==> flow/design.v <==
`timescale 1ns / 1ps
module ALU_ACC(
    input         clk,
    input         rst_n,
    input         C8,     
    input         C9,     
    input         C13,    
    input         C15,    
    input         C16,    
    input         C17,    
    input         C18,    
    input         C19,    
    input         C20,    
    input         C21,    
    input  [15:0] BR_out,
    output [15:0] ALU_out,
    output reg [3:0] ALUflags  
    );
    reg [15:0] ACC;
    assign ALU_out = ACC;
    wire signed [15:0] sACC = ACC;
    wire signed [15:0] sBR  = BR_out;
    wire signed [31:0] prod = sACC * sBR;
    wire [16:0] sum  = {1'b0, ACC} + {1'b0, BR_out};
    wire [16:0] diff = {1'b0, ACC} - {1'b0, BR_out};
    wire [15:0] quot = (BR_out == 16'b0) ? 16'hFFFF : ACC / BR_out;
    reg  [15:0] res;
    always @(*) begin
        if (C17)      res = ACC >> 1;
        else if (C18) res = ACC << 1;
        else if (C19) res = ACC & BR_out;
        else if (C20) res = ACC | BR_out;
        else          res = ~ACC;
    end
    always @(posedge clk or negedge rst_n) begin
        if (!rst_n) begin
            ACC      <= 16'b0;
            ALUflags <= 4'b0;
        end
        else begin
            if (C8) begin
                ACC      <= 16'b0;
                ALUflags <= {1'b1, 3'b0};
            end
            else if (C9) begin
                ACC <= sum[15:0];
                ALUflags[3] <= (sum[15:0] == 16'b0);
                ALUflags[2] <= sum[16];
                ALUflags[1] <= (ACC[15] == BR_out[15]) && (sum[15] != ACC[15]);
                ALUflags[0] <= sum[15];
            end
            else if (C13) begin
                ACC <= diff[15:0];
                ALUflags[3] <= (diff[15:0] == 16'b0);
                ALUflags[2] <= (ACC < BR_out);
                ALUflags[1] <= (ACC[15] != BR_out[15]) && (diff[15] != ACC[15]);
                ALUflags[0] <= diff[15];
            end
            else if (C15) begin
                ACC <= prod[15:0];
                ALUflags[3] <= (prod[15:0] == 16'b0);
                ALUflags[2] <= 1'b0;
                ALUflags[1] <= (prod[31:16] != {16{prod[15]}});
                ALUflags[0] <= prod[15];
            end
            else if (C16) begin
                ACC <= quot;
                ALUflags[3] <= (quot == 16'b0);
                ALUflags[2] <= 1'b0;
                ALUflags[1] <= 1'b0;
                ALUflags[0] <= quot[15];
            end
            else if (C17 | C18 | C19 | C20 | C21) begin
                ACC <= res;
                ALUflags[3] <= (res == 16'b0);
                ALUflags[2] <= 1'b0;
                ALUflags[1] <= 1'b0;
                ALUflags[0] <= res[15];
            end
        end
    end
endmodule
`timescale 1ns / 1ps
    module BR(
    input clk,
    input rst_n,
    input C7,
    input [15:0] MBR_out,
    output [15:0] BR_out
    );
    reg [15:0] BRr;
    assign BR_out = BRr;
    always@(posedge clk or negedge rst_n) begin
        if(!rst_n) begin
            BRr <= 16'b0;
        end
        else begin
            if(C7) begin
                BRr <= MBR_out;  
            end
            else begin
                BRr <= BRr;
            end
        end
    end
endmodule
`timescale 1ns / 1ps
module IR(
    input clk,
    input rst_n,
    input C4,
    input [15:0] MBR_out,
    output [7:0] IR_out
    );
    reg [7:0] IRr;
    assign IR_out = IRr;
    always@(posedge clk or negedge rst_n) begin
        if(!rst_n) begin
            IRr <= 8'b0;
        end
        else begin
            if(C4) begin
                IRr <= MBR_out[15:8];
            end
            else begin
                IRr <= IRr;
            end
        end
    end
endmodule
`timescale 1ns / 1ps
module MAR(
    input clk,
    input rst_n,
    input C5,
    input C10,
    input [15:0] MBR_out,
    input [7:0] PC_out,
    output [7:0] MAR_out_memory
    );
    reg [7:0] MARr;
    assign MAR_out_memory = MARr;
    always@(posedge clk or negedge rst_n) begin
        if(!rst_n) begin
            MARr <= 8'b0;
        end
        else begin
            if(C5) begin
                MARr <= MBR_out[7:0];
            end
            else if(C10) begin
                MARr <= PC_out;
            end
            else begin
                MARr <= MARr;
            end
        end
    end
endmodule
`timescale 1ns / 1ps
module MBR(
    input clk,
    input rst_n,
    input C3,
    input C11,
    input C12,
    input [15:0] ALU_out,
    input [15:0] MBR_in_memory,
    output [15:0] MBR_out,
    output reg [15:0] MBR_out_memory
    );
    reg [15:0] MBRr;
    assign MBR_out = MBRr;
    always@(posedge clk or negedge rst_n) begin
        if(!rst_n) begin
            MBRr <= 16'b0;
        end
        else begin
            if(C3) begin
                MBRr <= MBR_in_memory;
            end
            else if(C12) begin
                MBRr <= ALU_out;
            end
            else begin
                MBRr <= MBRr;
            end
            if(C11) begin
                MBR_out_memory <= MBRr;
            end
        end
    end
endmodule
`timescale 1ns / 1ps
module PC(
    input clk,
    input rst_n,
    input C6,
    input C14,
    input [15:0] MBR_out,
    output [7:0] PC_out
    );
    reg [7:0] PCr;
    assign PC_out = PCr;
    always@(posedge clk or negedge rst_n) begin
        if(!rst_n) begin
            PCr <= 8'b0;
        end
        else begin
            if(C14) begin
                PCr <= MBR_out[15:8];  
            end
            else if(C6) begin
                PCr <= PCr + 1'b1;  
            end
            else begin
                PCr <= PCr;
            end
        end
    end
endmodule
`timescale 1ns / 1ps
module bitcruncher_dp(
    input         clk,
    input         rst_n,
    input  [21:0] ctrl,             
    input  [15:0] MBR_in_memory,
    output [7:0]  MAR_out_memory,
    output [15:0] MBR_out_memory,
    output [7:0]  IR_out,
    output [3:0]  ALUflags
    );
    wire [21:0] Control_Signals = ctrl;
    wire [15:0] MBR_out;
    wire [15:0] BR_out;
    wire [15:0] ALU_out;
    wire [7:0]  PC_out;
    MAR u_MAR(
    .clk     ( clk     ),
    .rst_n   ( rst_n   ),
    .C5      ( Control_Signals[5]  ),
    .C10     ( Control_Signals[10] ),
    .MBR_out ( MBR_out ),
    .PC_out  ( PC_out  ),
    .MAR_out_memory ( MAR_out_memory )
    );
    MBR u_MBR(
    .clk           ( clk           ),
    .rst_n         ( rst_n         ),
    .C3            ( Control_Signals[3]  ),
    .C11           ( Control_Signals[11] ),
    .C12           ( Control_Signals[12] ),
    .ALU_out       ( ALU_out       ),
    .MBR_in_memory ( MBR_in_memory ),
    .MBR_out       ( MBR_out       ),
    .MBR_out_memory ( MBR_out_memory )
    );
    ALU_ACC u_ALU_ACC(
    .clk     ( clk     ),
    .rst_n   ( rst_n   ),
    .C8      ( Control_Signals[8]  ),
    .C9      ( Control_Signals[9]  ),
    .C13     ( Control_Signals[13] ),
    .C15     ( Control_Signals[15] ),
    .C16     ( Control_Signals[16] ),
    .C17     ( Control_Signals[17] ),
    .C18     ( Control_Signals[18] ),
    .C19     ( Control_Signals[19] ),
    .C20     ( Control_Signals[20] ),
    .C21     ( Control_Signals[21] ),
    .BR_out  ( BR_out  ),
    .ALU_out ( ALU_out ),
    .ALUflags ( ALUflags )
    );
    PC u_PC(
    .clk     ( clk     ),
    .rst_n   ( rst_n   ),
    .C6      ( Control_Signals[6]  ),
    .C14     ( Control_Signals[14] ),
    .MBR_out ( MBR_out ),
    .PC_out  ( PC_out  )
    );
    IR u_IR(
    .clk     ( clk     ),
    .rst_n   ( rst_n   ),
    .C4      ( Control_Signals[4] ),
    .MBR_out ( MBR_out ),
    .IR_out  ( IR_out  )
    );
    BR u_BR(
    .clk     ( clk     ),
    .rst_n   ( rst_n   ),
    .C7      ( Control_Signals[7] ),
    .MBR_out ( MBR_out ),
    .BR_out  ( BR_out  )
    );
endmodule
Reports on bitcruncher_dp
What the tools print for bitcruncher_dp, step after step. Line numbers count from 1 in the design file above. Library cell names are shortened. A cell with - has no value.

Design top: bitcruncher_dp. Clock input: clk. Standard-cell library: sky130hd. Corner: tt_025C_1v80.

Elaborated design
Yosys after proc, flatten, opt, wreduce and memory -nomap, before mapping. Memory bits, and registers merged into a memory's read port (data or address), are not among the register bits. Print and check cells are not counted. Equal cells are merged and count once.

The entry for add/subtract/negate cells reads 3. Under reduce/logical cells stands 13. The entry for divide/modulo/power cells reads 1. The figure for bitwise gates (word level) is 7. For muxes and demuxes the number is 39. The entry for equal/unequal tests reads 5. For multipliers the number is 1. The figure for $lt $le $gt $ge is 1.

Operators with widths (number): 16-bit by 16-bit multiplier with 32-bit output (1); 16-bit by 16-bit divider with 16-bit output (1); 16-bit two-way mux (13); 16-bit zero test (6); 8-bit two-way mux (4); 1-bit two-way mux (22); 16-bit by 16-bit adder with 17-bit output (1); 16-bit subtractor (1); 16-bit < comparator (1); 16-bit inequality test (1); 16-bit bitwise AND (1); 16-bit OR (1); 16-bit NOT (1); 8-bit by 1-bit adder with 8-bit output (second input constant) (1); 2-bit nonzero test (3); 6-bit nonzero test (1); 1-bit OR (4); 1-bit inequality test (3); 1-bit logical AND (2); 2-bit AND reduction (1); 1-bit equality test (1).

The figure for input port bits is 40. Output and inout port bits: 36. Bits in registers: 92.

Longest topological paths
Depth = most cells in a row (Yosys ltp): at word level without a register or memory, in the mapped netlist without a sequential cell, where the memories' decode and read muxes count.

The figure for depth after elaboration is 12. The entry for ABC_AREA reads 0. The figure for gate-level depth with buffers is 138. The entry for mapped depth without buffers reads 129.

Mapped cells and area
The flow's flattened synthesis, as Yosys stat reports it; memories are mapped. The netlist is that of the ABC_AREA named above (0 if unset); the other value can give another one.

Cells by type (number): fa_1 (264); ha_1 (271); dfrtp_1 (75); inv_1 (377); nor2_1 (306); nand2_1 (280); o21ai_0 (166); xnor2_1 (81); a21oi_1 (127); mux2i_1 (58); edfxtp_1 (16); clkbuf_1 (123); nor3_1 (79); a21o_1 (48); o21a_1 (47); mux2_2 (28); xor2_1 (34); a211oi_1 (27).

Not listed: further types 74, cells in them 443.

The entry for cell count reads 2850. The entry for synthesis area reads 23020.8 um^2. The figure for buffers is 135. Under sequential part of the area stands 2357.3 um^2. The entry for flip-flops reads 91.

The figures by module come from a second, unflattened synthesis with its own total; it is not the netlist above.

For cell total of the unflattened synthesis the number is 2884. The entry for area total of the unflattened synthesis reads 23491.3 um^2.

Each row is one instance without its submodules.

Modules: ALU_ACC (times used 1, area 20454.6 um^2, cells 2664); MBR (times used 1, area 1232.4 um^2, cells 86); BR (times used 1, area 649.4 um^2, cells 34); PC (times used 1, area 450.4 um^2, cells 49); MAR (times used 1, area 372.9 um^2, cells 34); IR (times used 1, area 331.6 um^2, cells 17); bitcruncher_dp (times used 1, area 0.0 um^2, cells 0).

Worst setup path after synthesis
Path of least setup slack by OpenSTA after synthesis, without wires, with an ideal clock, recovery checks aside; 20% of the period is set as input and as output delay. Where synthesis merged equal registers, the netlist keeps one of their names.

Kind: flip-flop to flip-flop. Start point: reg u_BR.BRr[0]. End point: reg u_ALU_ACC.ALUflags[3]. For setup slack the number is 12.749 ns. The figure for data arrival time is 27.182 ns. Launch time at the first pin: 0.000 ns. Under buffers on the path stands 6. The entry for path delay reads 27.251 ns. Under stages on the path stands 130. The figure for setup time is 0.069 ns. The entry for clock period reads 40.0 ns. The figure for synthesis period reached is 27.251 ns.

"path delay" is the arrival time less input delay plus setup time. "stages on the path": output pins that drive a net of the path, with the launching flip-flop's if there is one; two outputs of one cell count as two. "synthesis period reached" = period - worst setup slack (recovery checks aside). The figure is calculated, with input and output delays left at 20% of the set period. A register here has more assigning lines than the two given.

Cell sequence: dfrtp_1 > inv_1 > buf_1 > ha_1 > a41o_1 > a21oi_1 > a21oi_1 > ha_1 > o21a_1 > nor2_1 > o31a_1 > or2_2 > ha_1 > o21a_1 > o21a_1 > o21a_1 > nor3_2 > nor2_1 > [... 94 more ...] > o211a_1 > a31o_2 > or2_2 > or3_1 > a31oi_1 > xnor2_1 > a221o_1 > ha_1 > and4_1 > a21oi_1 > o211ai_1 > a31oi_1 > o31a_1 > nand4_1 > nor3_1 > and4b_1 > o221ai_1 > nand3_1.

RTL lines, path after synthesis: start, declared (RTL line 91) `reg [15:0] BRr;`; start, assigned (RTL line 99) `BRr <= MBR_out;`; start, assigned (RTL line 102) `BRr <= BRr;`; end, assigned (RTL line 43) `ALUflags <= {1'b1, 3'b0};`; end, assigned (RTL line 47) `ALUflags[3] <= (sum[15:0] == 16'b0);`; end, declared (RTL line 17) `output reg [3:0] ALUflags`.

Chain of elaborated cells between the ends: none given.

Worst path after layout
From the final timing report of record 1: the path of least setup slack in the routed layout; clock arrival at registers is part of the times.

Kind: flip-flop to flip-flop. Start point: reg u_ALU_ACC.ACC[1]. End point: reg u_ALU_ACC.ALUflags[3]. Launch time at the first pin: 0.35 ns. Under stages on the path stands 131. The figure for setup time is 0.06 ns. Under buffers on the path stands 17. The entry for clock period reads 26.7 ns. The figure for data arrival time is 26.80 ns. For setup slack the number is 0.19 ns.

A register here has more assigning lines than the two given.

Cell sequence: dfrtp_1 > or4_4 > nor4_4 > a41o_1 > a21oi_2 > a21oi_2 > ha_1 > o21a_1 > nor2_2 > o31a_1 > or2_4 > ha_4 > o21a_1 > o21a_4 > o21a_4 > a2111o_1 > nand2_1 > ha_1 > [... 95 more ...] > a31o_4 > or2_4 > or3_4 > a31oi_4 > xnor2_2 > a221o_1 > ha_1 > and4_4 > buf_4 > buf_6 > a31oi_1 > o31a_1 > buf_12 > nand4_1 > nor3_2 > and4b_1 > o221ai_2 > nand3_1.

RTL lines, path post-layout: start, declared (RTL line 19) `reg [15:0] ACC;`; start, assigned (RTL line 46) `ACC <= sum[15:0];`; start, assigned (RTL line 53) `ACC <= diff[15:0];`; end, assigned (RTL line 43) `ALUflags <= {1'b1, 3'b0};`; end, assigned (RTL line 47) `ALUflags[3] <= (sum[15:0] == 16'b0);`; end, declared (RTL line 17) `output reg [3:0] ALUflags`.

Chain of elaborated cells between the ends: none given.

==> runs of bitcruncher_dp <==
Record of 4 stored runs of the RTL-to-layout flow on bitcruncher_dp, platform sky130hd. The runs are unordered. Constraints: input delay and output delay 20% of the set period each, output load 0.01 pF. "reached clock period" = clock period - worst setup slack. The figure is calculated, with input and output delays left at 20% of the set period. "worst setup path time" means the part of the period allowed to the worst setup path (the constraints hold back 20% at inputs and 20% at outputs) less its slack; where the path has registers, the arrival times of their clocks count too.

Record 1 has these settings: CAP_MARGIN 40; CORE_ASPECT_RATIO 0.86; CORE_MARGIN 3; CORE_UTILIZATION 23; CTS_CLUSTER_DIAMETER 103; CTS_CLUSTER_SIZE 73; GPL_ROUTABILITY_DRIVEN 1; HOLD_SLACK_MARGIN 0.19; MAX_ROUTING_LAYER met4; PLACE_DENSITY_LB_ADDON 0.07; TNS_END_PERCENT 70; period_ns 26.7; SLEW_MARGIN 20. For the lowest hold slack the run shows 0.515 ns. The lowest setup slack reads 0.194 ns. The final utilization is 31.3%. The measured post-synthesis cell area is 23020.8 um^2. For the reached clock period the run shows 26.506 ns. The standard-cell area of the final layout is 30790.8 um^2. The measured worst setup path time is 26.51 ns. Kind of the worst setup path: flip-flop to flip-flop. For the overall die area the run shows 103933.0 um^2.

Record 2 has these settings: CORE_UTILIZATION 40; period_ns 40.0; CAP_MARGIN 20; CORE_MARGIN 2; SLEW_MARGIN 20. For the lowest hold slack the run shows 0.504 ns. The lowest setup slack reads 5.352 ns. The final utilization is 44.0%. The measured post-synthesis cell area is 23020.8 um^2. For the reached clock period the run shows 34.648 ns. The standard-cell area of the final layout is 24917.6 um^2. The measured worst setup path time is 34.65 ns. Kind of the worst setup path: flip-flop to flip-flop. For the overall die area the run shows 59487.2 um^2.

Record 3 has these settings: ABC_AREA 1; CELL_PAD_IN_SITES_DETAIL_PLACEMENT 0; CORE_MARGIN 10; CORE_UTILIZATION 42; GPL_ROUTABILITY_DRIVEN 1; PLACE_DENSITY_LB_ADDON 0.29; SETUP_SLACK_MARGIN 5.0; period_ns 62.4; CAP_MARGIN 20; SLEW_MARGIN 20. For the lowest hold slack the run shows 0.517 ns. The lowest setup slack reads 33.379 ns. The final utilization is 45.5%. The measured post-synthesis cell area is 24021.8 um^2. For the reached clock period the run shows 29.021 ns. The standard-cell area of the final layout is 25727.2 um^2. The measured worst setup path time is 29.02 ns. Kind of the worst setup path: flip-flop to flip-flop. For the overall die area the run shows 67161.3 um^2.

Record 4 has these settings: ABC_AREA 1; CAP_MARGIN 5; CELL_PAD_IN_SITES_DETAIL_PLACEMENT 2; CELL_PAD_IN_SITES_GLOBAL_PLACEMENT 1; CORE_ASPECT_RATIO 0.86; CORE_MARGIN 8; CORE_UTILIZATION 47; CTS_CLUSTER_DIAMETER 336; MAX_ROUTING_LAYER met4; SETUP_SLACK_MARGIN 5.0; SLEW_MARGIN 10; TNS_END_PERCENT 35; period_ns 38.8. Outcome: did not finish, placement stopped with DPL-0033.
